==> flow/design.v <==
`timescale 1ns / 1ps
module fir
#(
    parameter   DIN_WIDTH    = 8    ,    
                FIR_TAP      = 16   ,    
                COEF_WIDTH   = 8    ,    
                DOUT_WIDTH   = 8        
)
(
    input           clk         ,
    input           rst_n       ,
    input           load_sw     ,                
    input       [ DIN_WIDTH-1:0]    data_in ,    
    input       [COEF_WIDTH-1:0]    coff_in ,    
    output      [DOUT_WIDTH-1:0]    data_out     
    );
localparam  PROD_WIDTH   = DIN_WIDTH + COEF_WIDTH,  
            ADD_WIDTH    = PROD_WIDTH + clogb2(FIR_TAP) ; 
reg [DIN_WIDTH-1:0] data_in_r;
wire [ADD_WIDTH-1:0] data_out_w;
reg [COEF_WIDTH-1:0] coff [FIR_TAP-1:0];     
wire [PROD_WIDTH-1:0] prod [FIR_TAP-1:0];    
reg [ADD_WIDTH-1:0] sum [FIR_TAP-1:0];       
always @(posedge clk or negedge rst_n) begin: LOAD
    integer i;
    if (!rst_n) begin
        for (i = 0; i <= FIR_TAP-1; i = i +1) begin
            coff[i] <= 'd0;
        end
        data_in_r <= 'd0;
    end else if(!load_sw) begin      
        coff[FIR_TAP-1] <= coff_in;
        for (i = FIR_TAP-1; i > 0; i = i -1) begin
            coff[i-1] <= coff[i];
        end
    end else begin
        data_in_r <= data_in;        
    end
end
genvar k;
generate
    for (k = 0; k < FIR_TAP; k = k + 1) begin
        assign prod[k] = data_in_r * coff[k];
    end
endgenerate
always @(posedge clk or negedge rst_n) begin: SOP
    integer m;
    if (!rst_n) begin
        for (m = 0; m < FIR_TAP; m = m + 1) begin
            sum[m] <= 'd0;
        end
    end else begin
        sum[FIR_TAP-1] <= prod[FIR_TAP-1];
        for (m = FIR_TAP-1; m > 0; m = m - 1) begin
            sum[m-1] <= prod[m-1] + sum[m];
        end
    end
end
assign data_out_w = sum[0];
assign data_out = data_out_w[ADD_WIDTH-1:ADD_WIDTH-DOUT_WIDTH];
function integer clogb2 (input integer depth);
    begin
        for(clogb2=0; depth>1; clogb2=clogb2+1)
        depth = depth >> 1;
    end
endfunction
endmodule
Lab notebook: fir

* From RTL to reports: fir
Tool output for the design above before and after an edit, in the order of the flow.
"unedited" refers to lines of the RTL above, "edited" to lines of the edited file.
"difference": "edited" minus "unedited" as printed here. "relative change": 100 x difference / "unedited".
Operators carry their Yosys type and port widths (W data, S select, Z words).
Not given: --
- Top :: fir
- Clock input :: clk
- Standard-cell library :: sky130hd
- Corner :: tt_025C_1v80

* Diff
Unified diff, file above to edited file.
The edited RTL no longer does the same as the RTL above: the edit was made by script, with no optimisation intended.
#+begin_src diff
@@ -19,5 +19,5 @@
 reg [DIN_WIDTH-1:0] data_in_r;
 wire [ADD_WIDTH-1:0] data_out_w;
-reg [COEF_WIDTH-1:0] coff [FIR_TAP-1:0];     
+reg [COEF_WIDTH/2-1:0] coff [FIR_TAP-1:0];     
 wire [PROD_WIDTH-1:0] prod [FIR_TAP-1:0];    
 reg [ADD_WIDTH-1:0] sum [FIR_TAP-1:0];       
#+end_src

* Word-level counts
Counts by Yosys on the flattened word-level netlist (proc, flatten, opt, wreduce). Print and check cells are left out. Cells with the same type and inputs are merged into one.
** Word-level totals
- register bits :: unedited 449, edited 385, difference -64, relative change -14.25%
- output and inout bits :: unedited 8, edited 8, difference 0, relative change 0.00%
- word-level cells :: unedited 64, edited 64, difference 0, relative change 0.00%
** Operators by class
- $add $sub $neg :: unedited 15, edited 15, difference 0, relative change 0.00%
- multipliers :: unedited 16, edited 16, difference 0, relative change 0.00%
** Operators by type and width
- $mul A8 B8 Y16 :: unedited 16, edited 0, difference -16, relative change -100.00%
- $mul A8 B4 Y12 :: unedited 0, edited 16, difference +16
- $add A16 B16 Y17 :: unedited 1, edited 0, difference -1, relative change -100.00%
- $add A16 B17 Y18 :: unedited 1, edited 0, difference -1, relative change -100.00%
- $add A12 B16 Y17 :: unedited 0, edited 1, difference +1
- $add A12 B17 Y18 :: unedited 0, edited 1, difference +1
Unchanged operator kinds not shown: 1.

* Longest topological paths
Yosys ltp: most cells in a row. Word level: on the elaborated netlist, between registers, memories and ports. Mapped: between sequential cells and ports; inverters and the memories' decode and read muxes count.
** Depth
- word-level depth :: unedited 2, edited 2, difference 0, relative change 0.00%
- ABC_AREA :: unedited 0, edited 0
- mapped depth :: unedited 21, edited 22, difference +1, relative change +4.76%

* Netlist
Source: synth_stat.txt of the flow (Yosys; design flattened, memories mapped). It holds for the ABC_AREA given above (unset counts as 0); a run with the other value may have another netlist.
** Cells by type
- sky130_fd_sc_hd__inv_1 :: unedited 1479, edited 371, difference -1108, relative change -74.92%
- sky130_fd_sc_hd__fa_1 :: unedited 786, edited 222, difference -564, relative change -71.76%
- sky130_fd_sc_hd__nand2_1 :: unedited 541, edited 294, difference -247, relative change -45.66%
- sky130_fd_sc_hd__ha_1 :: unedited 641, edited 433, difference -208, relative change -32.45%
- sky130_fd_sc_hd__and2_1 :: unedited 555, edited 352, difference -203, relative change -36.58%
- sky130_fd_sc_hd__nor2_1 :: unedited 77, edited 218, difference +141, relative change +183.12%
- sky130_fd_sc_hd__clkbuf_1 :: unedited 189, edited 88, difference -101, relative change -53.44%
- sky130_fd_sc_hd__dfrtp_1 :: unedited 434, edited 351, difference -83, relative change -19.12%
- sky130_fd_sc_hd__xnor2_1 :: unedited 144, edited 222, difference +78, relative change +54.17%
- sky130_fd_sc_hd__mux2_2 :: unedited 136, edited 74, difference -62, relative change -45.59%
- sky130_fd_sc_hd__buf_1 :: unedited 40, edited 12, difference -28, relative change -70.00%
- sky130_fd_sc_hd__nor3_1 :: unedited 30, edited 58, difference +28, relative change +93.33%
- sky130_fd_sc_hd__a211oi_1 :: unedited 17, edited 44, difference +27, relative change +158.82%
- sky130_fd_sc_hd__and3_1 :: unedited 14, edited 38, difference +24, relative change +171.43%
- sky130_fd_sc_hd__or4_1 :: unedited 4, edited 23, difference +19, relative change +475.00%
- sky130_fd_sc_hd__nand3_1 :: unedited 23, edited 41, difference +18, relative change +78.26%
- sky130_fd_sc_hd__o21a_1 :: unedited 28, edited 43, difference +15, relative change +53.57%
- sky130_fd_sc_hd__xor2_1 :: unedited 61, edited 75, difference +14, relative change +22.95%
Unchanged cell types not shown: 6.
The list need not be complete.
** Mapped netlist
- cells in the netlist :: unedited 5725, edited 3561, difference -2164, relative change -37.80%
- synthesis area (mm^2) :: unedited 0.0542545, edited 0.0335434, difference -0.0207111, relative change -38.17%
- sequential part of the area (mm^2) :: unedited 0.0108604, edited 0.0087834, difference -0.0020770, relative change -19.12%
- flip-flop cells :: unedited 434, edited 351, difference -83, relative change -19.12%
- buffer cells :: unedited 230, edited 103, difference -127, relative change -55.22%

* Path before layout
Source: OpenSTA report_checks on the synthesized netlist (no wires, ideal clock, input and output delay 20% of the period each), path of least setup slack; recovery checks are left aside. Register names are those of the netlist, which keeps one name where synthesis merged equal registers.
** Path after synthesis
- kind :: unedited flip-flop to flip-flop, edited flip-flop to flip-flop
- start :: unedited register data_in_r[6], edited register data_in_r[0]
- end :: unedited register sum[1][16], edited register sum[9][14]
- clock period (ns) :: unedited 7.0, edited 7.0, difference 0.0, relative change 0.00%
- setup time (ns) :: unedited 0.124, edited 0.123, difference -0.001
- launch time at the first pin (ns) :: unedited 0.000, edited 0.000, difference 0.000
- data arrival time (ns) :: unedited 4.844, edited 4.994, difference +0.150, relative change +3.10%
- required time (ns) :: unedited 6.876, edited 6.877, difference +0.001, relative change +0.01%
- setup slack (ns) :: unedited 2.033, edited 1.884, difference -0.149
- path delay (ns) :: unedited 4.968, edited 5.117, difference +0.149, relative change +3.00%
- driving pins on the path :: unedited 20, edited 22, difference +2, relative change +10.00%
- synthesis period reached (ns) :: unedited 4.967, edited 5.116, difference +0.149, relative change +3.00%
"path delay" is the arrival time less input delay plus setup time.
"driving pins on the path": output pins that drive a net of the path, with the launching flip-flop's if there is one; two outputs of one cell count as two.
"synthesis period reached" = period - worst setup slack (recovery checks aside). The figure is calculated, with input and output delays left at 20% of the set period.
The rows between start and end are the longest chain of elaborated cells between them; the timing report does not say that the signal goes this way. Where chains are equally long, one stands for them.
Each line given opens the expression or statement behind the cell; cells for indexed reads and writes are added by Yosys, which also makes memories of some case tables.
Between the ends, after synthesis, unedited:
- Cells stage by stage :: sky130_fd_sc_hd__dfrtp_1 -> sky130_fd_sc_hd__clkbuf_1 -> sky130_fd_sc_hd__clkbuf_1 -> sky130_fd_sc_hd__clkbuf_1 -> sky130_fd_sc_hd__nand2_1 -> sky130_fd_sc_hd__fa_1 -> sky130_fd_sc_hd__inv_1 -> sky130_fd_sc_hd__fa_1 -> sky130_fd_sc_hd__inv_1 -> sky130_fd_sc_hd__fa_1 -> sky130_fd_sc_hd__fa_1 -> sky130_fd_sc_hd__inv_1 -> sky130_fd_sc_hd__ha_1 -> sky130_fd_sc_hd__o21ai_0 -> sky130_fd_sc_hd__nor2_1 -> sky130_fd_sc_hd__or4_1 -> sky130_fd_sc_hd__a31oi_1 -> sky130_fd_sc_hd__o21ai_1 -> sky130_fd_sc_hd__or2_2 -> sky130_fd_sc_hd__xor2_1
- Cells in the longest elaborated chain :: 2
** RTL lines, path after synthesis, unedited
- start: declaration :: RTL line 19 : reg [DIN_WIDTH-1:0] data_in_r;
- start: assignment :: RTL line 30 : data_in_r <= 'd0;
- start: assignment :: RTL line 37 : data_in_r <= data_in;
- $mul A8 B8 Y16 :: RTL line 43 : assign prod[k] = data_in_r * coff[k];
- $add A16 B20 Y20 :: RTL line 55 : sum[m-1] <= prod[m-1] + sum[m];
- end: assignment :: RTL line 50 : sum[m] <= 'd0;
- end: assignment :: RTL line 55
- end: declaration :: RTL line 23 : reg [ADD_WIDTH-1:0] sum [FIR_TAP-1:0];
Between the ends, after synthesis, edited:
- Cells stage by stage :: sky130_fd_sc_hd__dfrtp_1 -> sky130_fd_sc_hd__clkbuf_1 -> sky130_fd_sc_hd__clkbuf_1 -> sky130_fd_sc_hd__nand2_1 -> sky130_fd_sc_hd__fa_1 -> sky130_fd_sc_hd__inv_1 -> sky130_fd_sc_hd__fa_1 -> sky130_fd_sc_hd__ha_1 -> sky130_fd_sc_hd__a21oi_1 -> sky130_fd_sc_hd__nor2b_1 -> sky130_fd_sc_hd__o31a_1 -> sky130_fd_sc_hd__or4_1 -> sky130_fd_sc_hd__nand2_1 -> sky130_fd_sc_hd__xnor2_1 -> sky130_fd_sc_hd__ha_1 -> sky130_fd_sc_hd__buf_2 -> sky130_fd_sc_hd__nand4_1 -> sky130_fd_sc_hd__nor2_1 -> sky130_fd_sc_hd__a211o_1 -> sky130_fd_sc_hd__o41a_1 -> sky130_fd_sc_hd__and3_1 -> sky130_fd_sc_hd__xor2_1
- Cells in the longest elaborated chain :: 2
** RTL lines, path after synthesis, edited
- start: declaration :: RTL line 19 : reg [DIN_WIDTH-1:0] data_in_r;
- start: assignment :: RTL line 30 : data_in_r <= 'd0;
- start: assignment :: RTL line 37 : data_in_r <= data_in;
- $mul A8 B4 Y12 :: RTL line 43 : assign prod[k] = data_in_r * coff[k];
- $add A16 B20 Y20 :: RTL line 55 : sum[m-1] <= prod[m-1] + sum[m];
- end: assignment :: RTL line 50 : sum[m] <= 'd0;
- end: assignment :: RTL line 55
- end: declaration :: RTL line 23 : reg [ADD_WIDTH-1:0] sum [FIR_TAP-1:0];

* Path in the finished layout
Path of least setup slack in the final report of each run of pair 1 (OpenROAD, finished layout, wires in). Where an end is a register, its clock arrival counts in the times.
** Path after layout
- kind :: unedited flip-flop to flip-flop, edited flip-flop to flip-flop
- start :: unedited register data_in_r[5], edited register data_in_r[0]
- end :: unedited register sum[5][17], edited register sum[2][18]
- clock period (ns) :: unedited 7.0, edited 7.0, difference 0.0, relative change 0.00%
- setup time (ns) :: unedited 0.07, edited 0.13, difference +0.06
- launch time at the first pin (ns) :: unedited 0.65, edited 0.58, difference -0.07, relative change -10.77%
- data arrival time (ns) :: unedited 6.36, edited 6.27, difference -0.09, relative change -1.42%
- required time (ns) :: unedited 7.58, edited 7.46, difference -0.12, relative change -1.58%
- setup slack (ns) :: unedited 1.21, edited 1.19, difference -0.02
- driving pins on the path :: unedited 18, edited 21, difference +3, relative change +16.67%
The rows between start and end are the longest chain of elaborated cells between them; the timing report does not say that the signal goes this way. Where chains are equally long, one stands for them.
Between the ends, after layout, unedited:
- Cells stage by stage :: sky130_fd_sc_hd__dfrtp_4 -> sky130_fd_sc_hd__buf_4 -> sky130_fd_sc_hd__nand2_1 -> sky130_fd_sc_hd__fa_1 -> sky130_fd_sc_hd__inv_1 -> sky130_fd_sc_hd__fa_1 -> sky130_fd_sc_hd__inv_1 -> sky130_fd_sc_hd__fa_1 -> sky130_fd_sc_hd__fa_1 -> sky130_fd_sc_hd__inv_1 -> sky130_fd_sc_hd__ha_1 -> sky130_fd_sc_hd__o21ai_0 -> sky130_fd_sc_hd__o21ai_0 -> sky130_fd_sc_hd__and4_1 -> sky130_fd_sc_hd__nor3_1 -> sky130_fd_sc_hd__o31ai_1 -> sky130_fd_sc_hd__a21oi_1 -> sky130_fd_sc_hd__xnor2_1
- Cells in the longest elaborated chain :: 2
** RTL lines, path after layout, unedited
- start: declaration :: RTL line 19 : reg [DIN_WIDTH-1:0] data_in_r;
- start: assignment :: RTL line 30 : data_in_r <= 'd0;
- start: assignment :: RTL line 37 : data_in_r <= data_in;
- $mul A8 B8 Y16 :: RTL line 43 : assign prod[k] = data_in_r * coff[k];
- $add A16 B20 Y20 :: RTL line 55 : sum[m-1] <= prod[m-1] + sum[m];
- end: assignment :: RTL line 50 : sum[m] <= 'd0;
- end: assignment :: RTL line 55
- end: declaration :: RTL line 23 : reg [ADD_WIDTH-1:0] sum [FIR_TAP-1:0];
Between the ends, after layout, edited:
- Cells stage by stage :: sky130_fd_sc_hd__dfrtp_2 -> sky130_fd_sc_hd__buf_4 -> sky130_fd_sc_hd__nand2_1 -> sky130_fd_sc_hd__fa_1 -> sky130_fd_sc_hd__inv_1 -> sky130_fd_sc_hd__fa_1 -> sky130_fd_sc_hd__inv_1 -> sky130_fd_sc_hd__fa_1 -> sky130_fd_sc_hd__nor2b_1 -> sky130_fd_sc_hd__o21ai_0 -> sky130_fd_sc_hd__a21boi_0 -> sky130_fd_sc_hd__o21a_1 -> sky130_fd_sc_hd__nor2_1 -> sky130_fd_sc_hd__xnor2_1 -> sky130_fd_sc_hd__ha_1 -> sky130_fd_sc_hd__a21o_1 -> sky130_fd_sc_hd__a21o_1 -> sky130_fd_sc_hd__a21oi_1 -> sky130_fd_sc_hd__nor4_1 -> sky130_fd_sc_hd__a2111oi_0 -> sky130_fd_sc_hd__nand3_1
- Cells in the longest elaborated chain :: 2
** RTL lines, path after layout, edited
- start: declaration :: RTL line 19 : reg [DIN_WIDTH-1:0] data_in_r;
- start: assignment :: RTL line 30 : data_in_r <= 'd0;
- start: assignment :: RTL line 37 : data_in_r <= data_in;
- $mul A8 B4 Y12 :: RTL line 43 : assign prod[k] = data_in_r * coff[k];
- $add A16 B20 Y20 :: RTL line 55 : sum[m-1] <= prod[m-1] + sum[m];
- end: assignment :: RTL line 50 : sum[m] <= 'd0;
- end: assignment :: RTL line 55
- end: declaration :: RTL line 23 : reg [ADD_WIDTH-1:0] sum [FIR_TAP-1:0];

* Flow runs
Runs of the flow (Yosys, OpenROAD) on both versions; the two runs of a pair have the same settings. The constraints put input and output delay at 20% of the set period each and load the outputs with 0.01 pF.
Flow settings, pair 1:
- CORE_UTILIZATION :: 40
- period_ns :: 7.0
- CAP_MARGIN :: 20
- CORE_MARGIN :: 2
- SLEW_MARGIN :: 20
** Results, pair 1
- chip area after synthesis (Yosys) (mm^2) :: unedited 0.0542545, edited 0.0335434, difference -0.0207111, relative change -38.17%
- die area (mm^2) :: unedited 0.1386, edited 0.0861922, difference -0.0524078, relative change -37.81%
- standard-cell area after layout (mm^2) :: unedited 0.058142, edited 0.036535, difference -0.021607, relative change -37.16%
- smallest setup slack (ns) :: unedited 1.214, edited 1.190, difference -0.024
- sum of negative setup slack (ns) :: unedited 0.000, edited 0.000, difference 0.000
- worst hold slack (ns) :: unedited 0.449, edited 0.441, difference -0.008
Flow settings, pair 2:
- CORE_UTILIZATION :: 56
- PLACE_DENSITY_LB_ADDON :: 0.11
- SETUP_SLACK_MARGIN :: 1.73
- TNS_END_PERCENT :: 45
- period_ns :: 7.72
- CAP_MARGIN :: 20
- CORE_MARGIN :: 2
- SLEW_MARGIN :: 20
** Results, pair 2
- chip area after synthesis (Yosys) (mm^2) :: unedited 0.0542545, edited 0.0335434, difference -0.0207111, relative change -38.17%
- die area (mm^2) :: unedited 0.0993889, edited 0.0618716, difference -0.0375173, relative change -37.75%
- standard-cell area after layout (mm^2) :: unedited 0.0577129, edited 0.0360721, difference -0.0216408, relative change -37.50%
- smallest setup slack (ns) :: unedited 1.992, edited 2.117, difference +0.125
- sum of negative setup slack (ns) :: unedited 0.000, edited 0.000, difference 0.000
- worst hold slack (ns) :: unedited 0.438, edited 0.455, difference +0.017
